==> flow/design.v <==
module SumModule(input [31:0] num1, num2, output signed [31:0] result);
    assign result = num1 + num2;
endmodule
module Mux2to1(input sel, input [31:0] a, b, output[31:0] out);
	assign out = (sel == 0) ? a : b;
endmodule
module Mux3to1(input [1:0] sel, input[31:0] a, b, c, output [31:0] out);
	assign out= (sel == 2'b00) ? a:
		    (sel == 2'b01) ? b:
		    (sel == 2'b10) ? c:
			{32{1'b0}};
endmodule
module Mux4to1(input [1:0] sel, input[31:0] a, b, c, d, output [31:0] out);
	assign out= (sel == 2'b00) ? a:
		    (sel == 2'b01) ? b:
		    (sel == 2'b10) ? c:
		    (sel == 2'b11) ? d:
			{32{1'b0}};
endmodule
module DFlipFlop(input clk, en, sclr, d, output reg q);
    always @(posedge clk) begin
        if (sclr)
            q <= 1'b0;
        else if (en)
            q <= d;
    end
endmodule
module Register #(parameter N = 32) (
    input clk, en, sclr,
    input [N-1:0] d,
    output reg [N-1:0] q
);
    always @(posedge clk) begin
        if (sclr)
            q <= {N{1'b0}};
        else if (en)
            q <= d;
    end
endmodule
module RegisterFile(input clk, we, input [4:0] A1, A2, A3, input[31:0] WD3, output[31:0] RD1, RD2);
	reg[31:0] regFile [1:31];
	assign RD1 = (A1 == 5'd0) ? 32'b0 : (we && A3 == A1) ? WD3 : regFile[A1];
	assign RD2 = (A2 == 5'd0) ? 32'b0 : (we && A3 == A2) ? WD3 : regFile[A2];
	always@(posedge clk)begin 
		if(we == 1 && A3 != 5'b0)
			regFile[A3] <= WD3;
	end
endmodule
module ArithmeticLogicUnit (input signed [31:0] operandA, operandB, input [2:0] controlSignal, output reg [31:0] result, output zeroFlag);
    always @(operandA, operandB, controlSignal) begin
        case (controlSignal)
            3'b000:  result = operandA + operandB;
            3'b001:  result = operandA - operandB;
            3'b010:  result = operandA & operandB;
            3'b011:  result = operandA | operandB;
            3'b100:  result = operandA ^ operandB;
            3'b101:  result = operandA < operandB ? 1'b1 : 1'b0;
            3'b110:  result = $unsigned(operandA) < $unsigned(operandB) ? 1'b1 : 1'b0;
            default: result = {32{1'b0}};
        endcase
    end
    assign zeroFlag = ~|result;
endmodule
module ImmediateExtend(input [2:0] immSelect, input [31:7] instructionPart, output reg [31:0] extendedImmediate);
    always @(immSelect, instructionPart) begin 
        case(immSelect)
            3'b000: extendedImmediate = {{20{instructionPart[31]}}, instructionPart[31:20]};
            3'b001: extendedImmediate = {{20{instructionPart[31]}}, instructionPart[31:25], instructionPart[11:7]};
            3'b010: extendedImmediate = {{12{instructionPart[31]}}, instructionPart[31], instructionPart[19:12], instructionPart[20], instructionPart[30:21], 1'b0};
            3'b011: extendedImmediate = {{19{instructionPart[31]}}, instructionPart[31], instructionPart[7], instructionPart[30:25], instructionPart[11:8], 1'b0};
            3'b100: extendedImmediate = {instructionPart[31:12], {12{1'b0}}};
            default: extendedImmediate = {32{1'b0}};
        endcase
    end
endmodule
module ControlUnit(input [2:0] function3, input [6:0] function7, opcode, output reg memWrite, aluSrc, regWrite, jump, branch, jalr, output reg [1:0] resultSrc, output reg [2:0] aluControl, immSrc);
    wire [9:0] functionn;
    assign functionn = {function7, function3};
    always @(function3, function7, opcode) begin
        {memWrite, aluSrc, regWrite, jump, branch, jalr, resultSrc, aluControl, immSrc} = 14'b00000000000000;
        case (opcode)
            7'b0110011: begin
                regWrite = 1'b1;
                case (functionn)
                    10'b0000000000: aluControl = 3'b000;
                    10'b0100000000: aluControl = 3'b001;
                    10'b0000000111: aluControl = 3'b010;
                    10'b0000000110: aluControl = 3'b011;
                    10'b0000000010: aluControl = 3'b101;
                    10'b0000000011: aluControl = 3'b110;
                endcase
            end
            7'b0000011: {regWrite, resultSrc, aluSrc} = 4'b1011;
            7'b0010011: begin
                {aluSrc, regWrite} = 2'b11;
                case (function3)
                    3'b100: aluControl = 3'b100;
                    3'b110: aluControl = 3'b011;
                    3'b010: aluControl = 3'b101;
                    3'b011: aluControl = 3'b110;
                endcase
            end
            7'b1100111: {jalr, aluSrc, resultSrc, regWrite} = 5'b11101;
            7'b0100011: {immSrc, aluSrc, memWrite} = 5'b00111;
            7'b1101111: {resultSrc, immSrc, regWrite, jump} = 7'b1001011;
            7'b1100011: begin
                {branch, immSrc} = 4'b1011;
                case (function3)
                    3'b000: aluControl = 3'b001;
                    3'b001: aluControl = 3'b001;
                    3'b100: aluControl = 3'b101;
                    3'b101: aluControl = 3'b101;
                endcase
            end
            7'b0110111: {resultSrc, immSrc, regWrite} = 6'b111001;
        endcase
    end
endmodule
module ControlDecoder(input jalrFlag, jumpFlag, branchFlag, zeroFlag, aluResultFlag, input [2:0] funcCode, output [1:0] pcSource);
    assign pcSource = (jalrFlag) ? 2'b10 :
        ((jumpFlag) ||
        (branchFlag && funcCode == 3'b000 && zeroFlag) ||  
        (branchFlag && funcCode == 3'b001 && ~zeroFlag) ||  
        (branchFlag && funcCode == 3'b100 && aluResultFlag) ||  
        (branchFlag && funcCode == 3'b101 && ~aluResultFlag)) ? 2'b01 :  
        2'b00;
endmodule
module HazardUnit(
    input RegWriteM, RegWriteW,
    input [1:0] ResultSrcE, PCSrcE, ResultSrcM, ResultSrcW,
    input [4:0] Rs1D, Rs2D, Rs1E, Rs2E, RdE, RdM, RdW,
    output StallF, StallD, FlushD, FlushE,
    output [1:0] ForwardAE, ForwardBE
);
    wire loadStall;
    assign ForwardAE = ((Rs1E == RdM && RegWriteM) && Rs1E != 0) ? 2'b10 :
                      (((Rs1E == RdW && RegWriteW) && Rs1E != 0) || (Rs1E == RdW && ResultSrcW == 2'b11 && Rs1E != 0)) ? 2'b01 :
                      (Rs1E == RdM && ResultSrcM == 2'b11 && Rs1E != 0) ? 2'b11 :
                      2'b00;
    assign ForwardBE = ((Rs2E == RdM && RegWriteM) && Rs2E != 0) ? 2'b10 :
                      (((Rs2E == RdW && RegWriteW) && Rs2E != 0) || (Rs2E == RdW && ResultSrcW == 2'b11 && Rs2E != 0)) ? 2'b01 :
                      (Rs2E == RdM && ResultSrcM == 2'b11 && Rs2E != 0) ? 2'b11 :
                      2'b00;
    assign loadStall = ((Rs1D == RdE) || (Rs2D == RdE)) && ResultSrcE == 2'b01;
    assign StallF = loadStall;
    assign StallD = loadStall;
    assign FlushE = loadStall || (PCSrcE == 2'b01) || (PCSrcE == 2'b10);
    assign FlushD = (PCSrcE == 2'b01) || (PCSrcE == 2'b10);
endmodule
module IF_ID_Regs(
    input clk, sclr, en, 
    input [31:0] InstrF, PCF, PCPlus4F, 
    output [31:0] InstrD, PCD, PCPlus4D
);
    Register R1(clk, en, sclr, InstrF, InstrD);
    Register R2(clk, en, sclr, PCF, PCD);
    Register R3(clk, en, sclr, PCPlus4F, PCPlus4D);
endmodule
module ID_EX_Regs(
    input clk, sclr, RegWriteD, MemWriteD, ALUSrcD, JumpD, BranchD, JalrD, 
    input [1:0] ResultSrcD, 
    input [2:0] ALUControlD, func3D, 
    input [4:0] Rs1D, Rs2D, RdD, 
    input [31:0] PCD, ExtImmD, PCPlus4D, RD1D, RD2D, 
    output RegWriteE, MemWriteE, ALUSrcE, JumpE, BranchE, JalrE, 
    output [1:0] ResultSrcE, 
    output [2:0] ALUControlE, func3E, 
    output [4:0] Rs1E, Rs2E, RdE, 
    output [31:0] PCE, ExtImmE, PCPlus4E, RD1E, RD2E
);
    DFlipFlop D1(clk, 1'b1, sclr, RegWriteD, RegWriteE);
    DFlipFlop D2(clk, 1'b1, sclr, MemWriteD, MemWriteE);
    DFlipFlop D3(clk, 1'b1, sclr, JumpD, JumpE);
    DFlipFlop D4(clk, 1'b1, sclr, ALUSrcD, ALUSrcE);
    DFlipFlop D5(clk, 1'b1, sclr, BranchD, BranchE);
    DFlipFlop D6(clk, 1'b1, sclr, JalrD, JalrE);
    Register #(2) R4 (clk, 1'b1, sclr, ResultSrcD, ResultSrcE);
    Register #(3) R5 (clk, 1'b1, sclr, ALUControlD, ALUControlE);
    Register #(3) R6 (clk, 1'b1, sclr, func3D, func3E);
    Register #(5) R7 (clk, 1'b1, sclr, Rs1D, Rs1E);
    Register #(5) R8 (clk, 1'b1, sclr, Rs2D, Rs2E);
    Register #(5) R9 (clk, 1'b1, sclr, RdD, RdE);
    Register R10 (clk, 1'b1, sclr, PCD, PCE);
    Register R11(clk, 1'b1, sclr, ExtImmD, ExtImmE);
    Register R12(clk, 1'b1, sclr, PCPlus4D, PCPlus4E);
    Register R13(clk, 1'b1, sclr, RD1D, RD1E);
    Register R14(clk, 1'b1, sclr, RD2D, RD2E);
endmodule
module EX_Mem_Regs(
    input clk, rst, RegWriteE, MemWriteE, 
    input [1:0] ResultSrcE, 
    input [4:0] RdE, 
    input [31:0] ALUResultE, WriteDataE, ExtImmE, PCPlus4E, 
    output RegWriteM, MemWriteM, 
    output [1:0] ResultSrcM, 
    output [4:0] RdM, 
    output [31:0] ALUResultM, WriteDataM, ExtImmM, PCPlus4M
);
    DFlipFlop D7(clk, 1'b1, rst, RegWriteE, RegWriteM);
    DFlipFlop D8(clk, 1'b1, rst, MemWriteE, MemWriteM);
    Register #(2) R15 (clk, 1'b1, rst, ResultSrcE, ResultSrcM);
    Register #(5) R16 (clk, 1'b1, rst, RdE, RdM);
    Register R17 (clk, 1'b1, 1'b0, ALUResultE, ALUResultM);
    Register R18 (clk, 1'b1, 1'b0, WriteDataE, WriteDataM);
    Register R19 (clk, 1'b1, 1'b0, ExtImmE, ExtImmM);
    Register R20 (clk, 1'b1, 1'b0, PCPlus4E, PCPlus4M);
endmodule
module Mem_WB_Regs(
    input clk, rst, RegWriteM, 
    input [1:0] ResultSrcM, 
    input [4:0] RdM, 
    input [31:0] ALUResultM, ReadDataM, ExtImmM, PCPlus4M, 
    output RegWriteW, 
    output [1:0] ResultSrcW, 
    output [4:0] RdW, 
    output [31:0] ALUResultW, ReadDataW, ExtImmW, PCPlus4W
);
    DFlipFlop D9(clk, 1'b1, rst, RegWriteM, RegWriteW);
    Register #(2) R21 (clk, 1'b1, rst, ResultSrcM, ResultSrcW);
    Register #(5) R22 (clk, 1'b1, rst, RdM, RdW);
    Register R23 (clk, 1'b1, 1'b0, ALUResultM, ALUResultW);
    Register R24 (clk, 1'b1, 1'b0, ReadDataM, ReadDataW);
    Register R25 (clk, 1'b1, 1'b0, ExtImmM, ExtImmW);
    Register R26 (clk, 1'b1, 1'b0, PCPlus4M, PCPlus4W);
endmodule
module DataPath (
    input clk, rst, MemWriteD, ALUSrcD, RegWriteD, JumpD, BranchD, JalrD, StallF, StallD, FlushD, FlushE, 
    input [1:0] ResultSrcD, ForwardAE, ForwardBE, PCSrcE, 
    input [2:0] ALUControlD, ImmSrcD, 
    output BranchE, JumpE, JalrE, ZeroE, ALUResult0, RegWriteM, RegWriteW, 
    output [1:0] ResultSrcE,  
    output [2:0] func3D, func3E, 
    output [6:0] func7, op, 
    output [4:0] Rs1D, Rs2D, Rs1E, Rs2E, RdE, RdM, RdW, 
    output [1:0] ResultSrcM, ResultSrcW,
    output [31:0] imem_addr, input [31:0] imem_rdata,
    output [31:0] dmem_addr, output [31:0] dmem_wdata, output dmem_we, input [31:0] dmem_rdata
);
    wire [31:0] PCPlus4F, PCTargetE, ALUResultE, PCF_, PCF, InstrF, InstrD, ResultW, RD1D, RD2D, ExtImmD, SrcAE, ALUResultM, RD1E, RD2E,
        WriteDataE, ExtImmE, SrcBE, PCE, WriteDataM, ReadDataM, ALUResultW, ReadDataW, PCPlus4W, ExtImmW, PCD, PCPlus4D, PCPlus4E, ExtImmM, PCPlus4M;
    wire [4:0] RdD;
    wire [2:0] ALUControlE;
    wire [31:0] ResultM;
    wire MemWriteM, RegWriteE, MemWriteE, ALUSrcE;
    assign ALUResult0 = ALUResultE[0];
    assign Rs1D = InstrD[19:15];
    assign Rs2D = InstrD[24:20];
    assign RdD = InstrD[11:7];
    assign func3D = InstrD[14:12];
    assign func7 = InstrD[31:25];
    assign op = InstrD[6:0];
    Mux3to1 PCMux(PCSrcE, PCPlus4F, PCTargetE, ALUResultE, PCF_);
    Register PCReg(clk, ~StallF, rst, PCF_, PCF);
    assign imem_addr = PCF;
    assign InstrF = imem_rdata;
    SumModule PCAdd4(PCF, 4, PCPlus4F);
    IF_ID_Regs IF_ID_Reg(clk, FlushD | rst, ~StallD, InstrF, PCF, PCPlus4F, InstrD, PCD, PCPlus4D);
    RegisterFile RegFile(clk, RegWriteW, InstrD[19:15], InstrD[24:20], RdW, ResultW, RD1D, RD2D);
    ImmediateExtend Extend(ImmSrcD, InstrD[31:7], ExtImmD);
    ID_EX_Regs ID_EX_Reg(clk, FlushE | rst, RegWriteD, MemWriteD, ALUSrcD, JumpD, BranchD, JalrD, ResultSrcD, ALUControlD, 
        func3D, Rs1D, Rs2D, RdD, PCD, ExtImmD, PCPlus4D, RD1D, RD2D, RegWriteE, MemWriteE, ALUSrcE, JumpE, BranchE, JalrE, 
        ResultSrcE, ALUControlE, func3E, Rs1E, Rs2E, RdE, PCE, ExtImmE, PCPlus4E, RD1E, RD2E);
    Mux4to1 ForwardAMux(ForwardAE, RD1E, ResultW, ResultM, ExtImmE, SrcAE);
    Mux4to1 ForwardBMux(ForwardBE, RD2E, ResultW, ResultM, ExtImmE, WriteDataE);
    Mux2to1 ALUSrcBMux(ALUSrcE, WriteDataE, ExtImmE, SrcBE);
    SumModule PCImmAdd(PCE, ExtImmE, PCTargetE);
    ArithmeticLogicUnit ALU(SrcAE, SrcBE, ALUControlE, ALUResultE, ZeroE);
    EX_Mem_Regs EX_Mem_Reg(clk, rst, RegWriteE, MemWriteE, ResultSrcE, RdE, ALUResultE, WriteDataE, ExtImmE, 
        PCPlus4E, RegWriteM, MemWriteM, ResultSrcM, RdM, ALUResultM, WriteDataM, ExtImmM, PCPlus4M);
    assign dmem_addr = ALUResultM;
    assign dmem_wdata = WriteDataM;
    assign dmem_we = MemWriteM;
    assign ReadDataM = dmem_rdata;
    assign ResultM = ResultSrcM[1] ? (ResultSrcM[0] ? ExtImmM : PCPlus4M) : ALUResultM;
    Mem_WB_Regs Mem_WB_Reg(clk, rst, RegWriteM, ResultSrcM, RdM, ALUResultM, ReadDataM, ExtImmM, PCPlus4M, 
        RegWriteW, ResultSrcW, RdW, ALUResultW, ReadDataW, ExtImmW, PCPlus4W);
    Mux4to1 ResultSrcMux(ResultSrcW, ALUResultW, ReadDataW, PCPlus4W, ExtImmW, ResultW);
endmodule
module TopLevelPipe(input clk, rst,
	output [31:0] imem_addr, input [31:0] imem_rdata,
	output [31:0] dmem_addr, output [31:0] dmem_wdata, output dmem_we, input [31:0] dmem_rdata);
	wire MemWriteD, ALUSrcD, RegWriteD, JumpD, BranchD, JalrD, RegWriteM, RegWriteW, JalrE, JumpE, BranchE, ZeroE, ALUResult0, StallF, StallD, FlushD, FlushE;
	wire[1:0] ResultSrcD, ResultSrcE, PCSrcE, ForwardAE, ForwardBE, ResultSrcM, ResultSrcW;
	wire[2:0] func3D, func3E, ALUControlD, ImmSrcD;
	wire[4:0] Rs1D, Rs2D, Rs1E, Rs2E, RdE, RdM, RdW;
	wire[6:0] func7, op;
	ControlUnit	CTRL(func3D, func7, op, MemWriteD, ALUSrcD, RegWriteD, JumpD, BranchD, JalrD, ResultSrcD, ALUControlD, ImmSrcD);
	HazardUnit	HU(RegWriteM, RegWriteW, ResultSrcE, PCSrcE, ResultSrcM, ResultSrcW, Rs1D, Rs2D, Rs1E, Rs2E, RdE, RdM, RdW, StallF, StallD, FlushD, FlushE, ForwardAE, ForwardBE);
	ControlDecoder		DC(JalrE, JumpE, BranchE, ZeroE, ALUResult0, func3E, PCSrcE);
	DataPath	DP(clk, rst, MemWriteD, ALUSrcD, RegWriteD, JumpD, BranchD, JalrD, StallF, StallD, FlushD, FlushE, 
		ResultSrcD, ForwardAE, ForwardBE, PCSrcE, ALUControlD, ImmSrcD, BranchE, JumpE, JalrE, ZeroE, ALUResult0, RegWriteM, RegWriteW, 
		ResultSrcE, func3D, func3E, func7, op, Rs1D, Rs2D, Rs1E, Rs2E, RdE, RdM, RdW, ResultSrcM, ResultSrcW,
		imem_addr, imem_rdata, dmem_addr, dmem_wdata, dmem_we, dmem_rdata);
endmodule
From RTL to reports: TopLevelPipe
Tool output for the design above, in the order of the flow. Lines are those of the file above, counted from 1. Operators carry their Yosys type and port widths (W data, S select, Z words). Cell names lack the library's common part. The mark - stands for no value.

Top: TopLevelPipe. Clock: clk. Library: sky130hd. Timing corner: tt_025C_1v80.

Elaborated design
Counts by Yosys on the flattened word-level netlist (proc, flatten, opt, wreduce; memories kept). Print and check cells are left out. Yosys's memory passes give these memory sizes; they may raise the number of words (mostly to a power of two), join words into wider ones and drop unused or constant bits.

The entry for memories kept reads 1. Under word width x clocked read ports stands 64. Under output and inout bits stands 97. The figure for flip-flop bits (word level) is 526. Input port bits: 66. Cells after elaboration: 201. Under bits in writable memories stands 992.

For add/sub/neg operators the number is 4. Bitwise logic cells: 6. The figure for magnitude comparators is 2. The entry for equal/unequal tests reads 51. Under mux-type cells stands 45. Under reduce/logical cells stands 58.

Memories: DP.RegFile.regFile (depth 31, bits a word 32, read ports 2, write ports 1, line 41) `reg[31:0] regFile [1:31];`.

Operators by type and width (number): $mux W32 (19); $pmux W32 S7 (1); $pmux W32 S5 (1); $add A32 B32 Y32 (2); $lt A32 B32 Y1 (2); $add A32 B3 Y32 const B (1); $sub A32 B32 Y32 (1); $and A32 B32 Y32 (1); $or A32 B32 Y32 (1); $xor A32 B32 Y32 (1); $reduce_or A32 Y1 (1); $eq A5 B5 Y1 (6); $eq A3 B3 Y1 const B (9); $logic_and A1 B1 Y1 (26); $pmux W3 S4 (2); $eq A7 B6 Y1 const B (3); $eq A7 B7 Y1 const B (3); $eq A10 B2 Y1 const B (2); $eq A10 B3 Y1 const B (2); $eq A3 B2 Y1 const B (6); $eq A2 B2 Y1 const B (8); $reduce_bool A5 Y1 (3); $pmux W3 S5 (1); $mux W2 (7); $eq A3 B1 Y1 const B (4); $logic_not A3 Y1 (4); $logic_or A1 B1 Y1 (10); $eq A10 B9 Y1 const B (1).

Other operator kinds: 16; their cells: 38.

Depth
Depth = most cells in a row (Yosys ltp): at word level without a register or memory, in the mapped netlist without a sequential cell, where the memories' decode and read muxes count.

Under depth in word-level cells stands 29. Under ABC_AREA stands 0. Under gate-level depth with buffers stands 30. Under mapped depth without buffers stands 25.

Mapped cells and area
The flow's flattened synthesis, as Yosys stat reports it; memories are mapped. The netlist is that of the ABC_AREA named above (0 if unset); the other value can give another one.

Cells by type: edfxtp_1 (number 992, area in all 2.98E+04 µm²); mux4_2 (number 608, area in all 1.37E+04 µm²); dfxtp_1 (number 590, area in all 1.18E+04 µm²); mux2i_1 (number 189, area in all 1.89E+03 µm²); a21oi_1 (number 366, area in all 1.83E+03 µm²); ha_1 (number 145, area in all 1814.24 µm²); nor2_1 (number 412, area in all 1.55E+03 µm²); nand2_1 (number 362, area in all 1.36E+03 µm²); clkbuf_1 (number 270, area in all 1.01E+03 µm²); a211oi_2 (number 62, area in all 775.744 µm²); and3_1 (number 116, area in all 725.696 µm²); o21ai_0 (number 132, area in all 660.634 µm²); xnor2_1 (number 61, area in all 534.262 µm²); inv_1 (number 113, area in all 424.157 µm²); xor2_1 (number 48, area in all 420.403 µm²); a211oi_1 (number 47, area in all 352.838 µm²); a211o_1 (number 38, area in all 332.819 µm²); nor2b_1 (number 51, area in all 319.056 µm²).

Other cell types: 89; their cells: 712.

The figure for mapped area is 0.0744652 mm². The entry for buffers reads 373. For cells in the netlist the number is 5314. For sequential part of the area the number is 0.0415999 mm². The figure for flip-flops is 1582.

By module: a second synthesis without flattening, with its own total; a netlist apart from the flattened one above.

The entry for cell total of the unflattened synthesis reads 6557. The entry for area total of the unflattened synthesis reads 0.0839918 mm².

Rows give one instance, submodules left out.

By module: RegisterFile (seq. area 0.0297886 mm², area 0.0472003 mm², cells 2759, instances 1); Register (seq. area 0.0006406 mm², area 0.0011636 mm², cells 103, instances 17); ArithmeticLogicUnit (seq. area 0 mm², area 0.0059695 mm², cells 885, instances 1); SumModule (seq. area 0 mm², area 0.0017254 mm², cells 236, instances 2); Mux4to1 (seq. area 0 mm², area 0.0008145 mm², cells 39, instances 3); Register #(N=5) (seq. area 0.0001001 mm², area 0.0001802 mm², cells 16, instances 5); Mux3to1 (seq. area 0 mm², area 0.000787 mm², cells 77, instances 1); DataPath (seq. area 0 mm², area 0.0007332 mm², cells 113, instances 1); ImmediateExtend (seq. area 0 mm², area 0.0005518 mm², cells 69, instances 1); Mux2to1 (seq. area 0 mm², area 0.0005443 mm², cells 36, instances 1); HazardUnit (seq. area 0 mm², area 0.0004967 mm², cells 68, instances 1); ControlUnit (seq. area 0 mm², area 0.0003416 mm², cells 55, instances 1); DFlipFlop (seq. area 0.00002 mm², area 0.0000338 mm², cells 3, instances 9); Register #(N=2) (seq. area 0.00004 mm², area 0.0000676 mm², cells 6, instances 3).

Further modules, not shown: 7.

Worst setup path after synthesis
Path of least setup slack by OpenSTA after synthesis, without wires, with an ideal clock, recovery checks aside; 20% of the period is set as input and as output delay. Where synthesis merged equal registers, the netlist keeps one of their names.

Path type: register to register. From: register DP.Mem_WB_Reg.R21.q[0]. To: register DP.PCReg.q[19]. Under time at the first pin stands 0 ps. The figure for library setup time is 100 ps. The entry for path buffers reads 4. The entry for arrival reads 6425 ps. Under slack stands 3476 ps. Under data required time stands 9900 ps. The entry for path delay reads 6525 ps. The entry for clock period reads 10000 ps. For driving pins on the path the number is 24. The entry for synthesis period reached reads 6524 ps.

"path delay" is the arrival time less input delay plus setup time. "driving pins on the path": output pins that drive a net of the path, with the launching flip-flop's if there is one; two outputs of one cell count as two. "synthesis period reached" is the clock period less the worst setup slack; recovery checks do not enter. This is arithmetic on one report: input and output delays are still those of the set period (20% each).

Cell sequence: dfxtp_1 -> clkbuf_1 -> buf_1 -> buf_1 -> mux4_2 -> nor2_1 -> a21oi_1 -> o22ai_1 -> a21oi_1 -> mux2i_1 -> ha_1 -> buf_2 -> or4_1 -> a21oi_1 -> o21ai_0 -> and2_1 -> a211o_1 -> nor3_1 -> o2111a_1 -> and4_2 -> a21bo_4 -> nand3_4 -> mux2_4 -> a2111oi_4. For elaborated cells on any way between the ends the number is 64. Classes of those cells: add/sub: 2; compare: 2; eq/ne: 11; mux: 25; logic: 4; reduce/logical: 20.

Ends and longest elaborated chain, after synthesis: from (decl) (line 31) `output reg [N-1:0] q`; from (assign) (line 35) `q <= {N{1'b0}};`; from (assign) (line 37) `q <= d;`; to (assign) (line 35); to (assign) (line 37); to (decl) (line 31).

Chain of elaborated cells between the ends: none given. Nets of the timed path that keep an RTL name, with a line that drives or declares them; the list need not be complete.

Named nets, after synthesis: DP.ForwardAMux.b[4] (line 14) `assign out= (sel == 2'b00) ? a:`; DP.ALUSrcBMux.a[4] (line 14); DP.ALU.result[15] (line 51) `case (controlSignal)`.

Worst path after layout
Path of least setup slack in the final report of job 1 (OpenROAD, finished layout, wires in). Where an end is a register, its clock arrival counts in the times. The path's times are printed in steps of 10 ps; the period is the one set.

Path type: register to register. From: register DP.Mem_WB_Reg.R22.q[4]. To: register DP.PCReg.q[20]. The figure for library setup time is 80 ps. Under data required time stands 10750 ps. For driving pins on the path the number is 24. Under time at the first pin stands 820 ps. The entry for arrival reads 9760 ps. The entry for path buffers reads 2. Under slack stands 980 ps. The entry for clock period reads 10000 ps.

Cell sequence: dfxtp_1 -> xnor2_1 -> nand4_1 -> or4_2 -> and2_1 -> nand2_1 -> buf_4 -> o22ai_1 -> a21oi_1 -> mux2i_1 -> ha_1 -> or4_1 -> a21oi_1 -> nor4_2 -> nor3_1 -> nor4_1 -> o22ai_1 -> nand2_1 -> nor4b_4 -> a21boi_2 -> nor3_4 -> buf_4 -> a211oi_1 -> o31ai_1. For elaborated cells on any way between the ends the number is 62. Classes of those cells: add/sub: 2; compare: 2; eq/ne: 10; mux: 21; logic: 4; reduce/logical: 23.

Ends and longest elaborated chain, after layout: from (decl) (line 31) `output reg [N-1:0] q`; from (assign) (line 35) `q <= {N{1'b0}};`; from (assign) (line 37) `q <= d;`; to (assign) (line 35); to (assign) (line 37); to (decl) (line 31).

Chain of elaborated cells between the ends: none given. Nets of the timed path that keep an RTL name, with a line that drives or declares them; the list need not be complete.

Named nets, after layout: DP.ALUSrcBMux.a[4] (line 14) `assign out= (sel == 2'b00) ? a:`; DP.ALU.result[27] (line 51) `case (controlSignal)`.

Lab notebook: TopLevelPipe

Top module TopLevelPipe; platform sky130hd; tools Yosys and OpenROAD; 4 stored runs in no particular order. Input and output delays are each 20% of the period that was set; the output load is 0.01 pF. "clock period achieved" means the clock period less the worst setup slack. The figure is calculated, with input and output delays left at 20% of the set period. "worst setup path time" = time allowed to the worst setup path (clock period - input delay - output delay, where it has them) - its slack; a late launch clock adds to it, a late capture clock takes from it. "total power of the final layout" rests on the timing tool's default activity at the inputs, not on a simulated workload. "worst setup path time" is known to 10 ps.

Job 1 has these settings: CELL_PAD_IN_SITES_GLOBAL_PLACEMENT 2; CORE_ASPECT_RATIO 1.05; CORE_UTILIZATION 40; PLACE_DENSITY 0.74; period_ns 10.0; CAP_MARGIN 20; CORE_MARGIN 2; SLEW_MARGIN 20. The final worst hold slack comes to 316 ps. The measured setup slack of the critical path is 984 ps. The clock period achieved reads 9016 ps. For the area inside the die boundary the run shows 0.18963 mm². The mapped cell area after synthesis comes to 0.0744652 mm². The setup total negative slack stands at 0 ps. The measured worst setup path time is 9020 ps. Worst setup path type: register to register. For the std-cell area (final layout) the run shows 0.0848426 mm². The measured utilization after layout is 45.8 %. The total power of the final layout is 0.016146 W.

Job 2 has these settings: CAP_MARGIN 30; CORE_UTILIZATION 61; GPL_TIMING_DRIVEN 1; MIN_ROUTING_LAYER met1; PLACE_DENSITY_LB_ADDON 0.23; SLEW_MARGIN 5; period_ns 5.27; CORE_MARGIN 2. The final worst hold slack comes to 326 ps. The measured setup slack of the critical path is -1188 ps. The clock period achieved reads 6458 ps. For the area inside the die boundary the run shows 0.124884 mm². The mapped cell area after synthesis comes to 0.0744652 mm². The setup total negative slack stands at -323422 ps. The measured worst setup path time is 6460 ps. Worst setup path type: register to register. For the std-cell area (final layout) the run shows 0.0922134 mm². The measured utilization after layout is 76.0 %. The total power of the final layout is 0.03129 W.

Job 3 has these settings: CORE_MARGIN 10; CTS_CLUSTER_DIAMETER 146; GPL_ROUTABILITY_DRIVEN 0; GPL_TIMING_DRIVEN 0; TNS_END_PERCENT 80; period_ns 10.0; CAP_MARGIN 20; CORE_UTILIZATION 40; SLEW_MARGIN 20. The final worst hold slack comes to 326 ps. The measured setup slack of the critical path is -1 ps. The clock period achieved reads 10001 ps. For the area inside the die boundary the run shows 0.203821 mm². The mapped cell area after synthesis comes to 0.0744652 mm². The setup total negative slack stands at -1 ps. The measured worst setup path time is 10000 ps. Worst setup path type: register to register. For the std-cell area (final layout) the run shows 0.0865743 mm². The measured utilization after layout is 46.7 %. The total power of the final layout is 0.016136 W.

Job 4 has these settings: CELL_PAD_IN_SITES_DETAIL_PLACEMENT 1; CELL_PAD_IN_SITES_GLOBAL_PLACEMENT 3; CORE_UTILIZATION 45; CTS_CLUSTER_DIAMETER 369; CTS_CLUSTER_SIZE 74; GPL_TIMING_DRIVEN 1; MIN_ROUTING_LAYER met1; PLACE_DENSITY 0.57; SETUP_SLACK_MARGIN 1.75; period_ns 15.6; CAP_MARGIN 20; CORE_MARGIN 2; SLEW_MARGIN 20. The final worst hold slack comes to 328 ps. The measured setup slack of the critical path is 5409 ps. The clock period achieved reads 10191 ps. For the area inside the die boundary the run shows 0.168748 mm². The mapped cell area after synthesis comes to 0.0744652 mm². The setup total negative slack stands at 0 ps. The measured worst setup path time is 10190 ps. Worst setup path type: register to register. For the std-cell area (final layout) the run shows 0.0793023 mm². The measured utilization after layout is 48.2 %. The total power of the final layout is 0.007691 W.
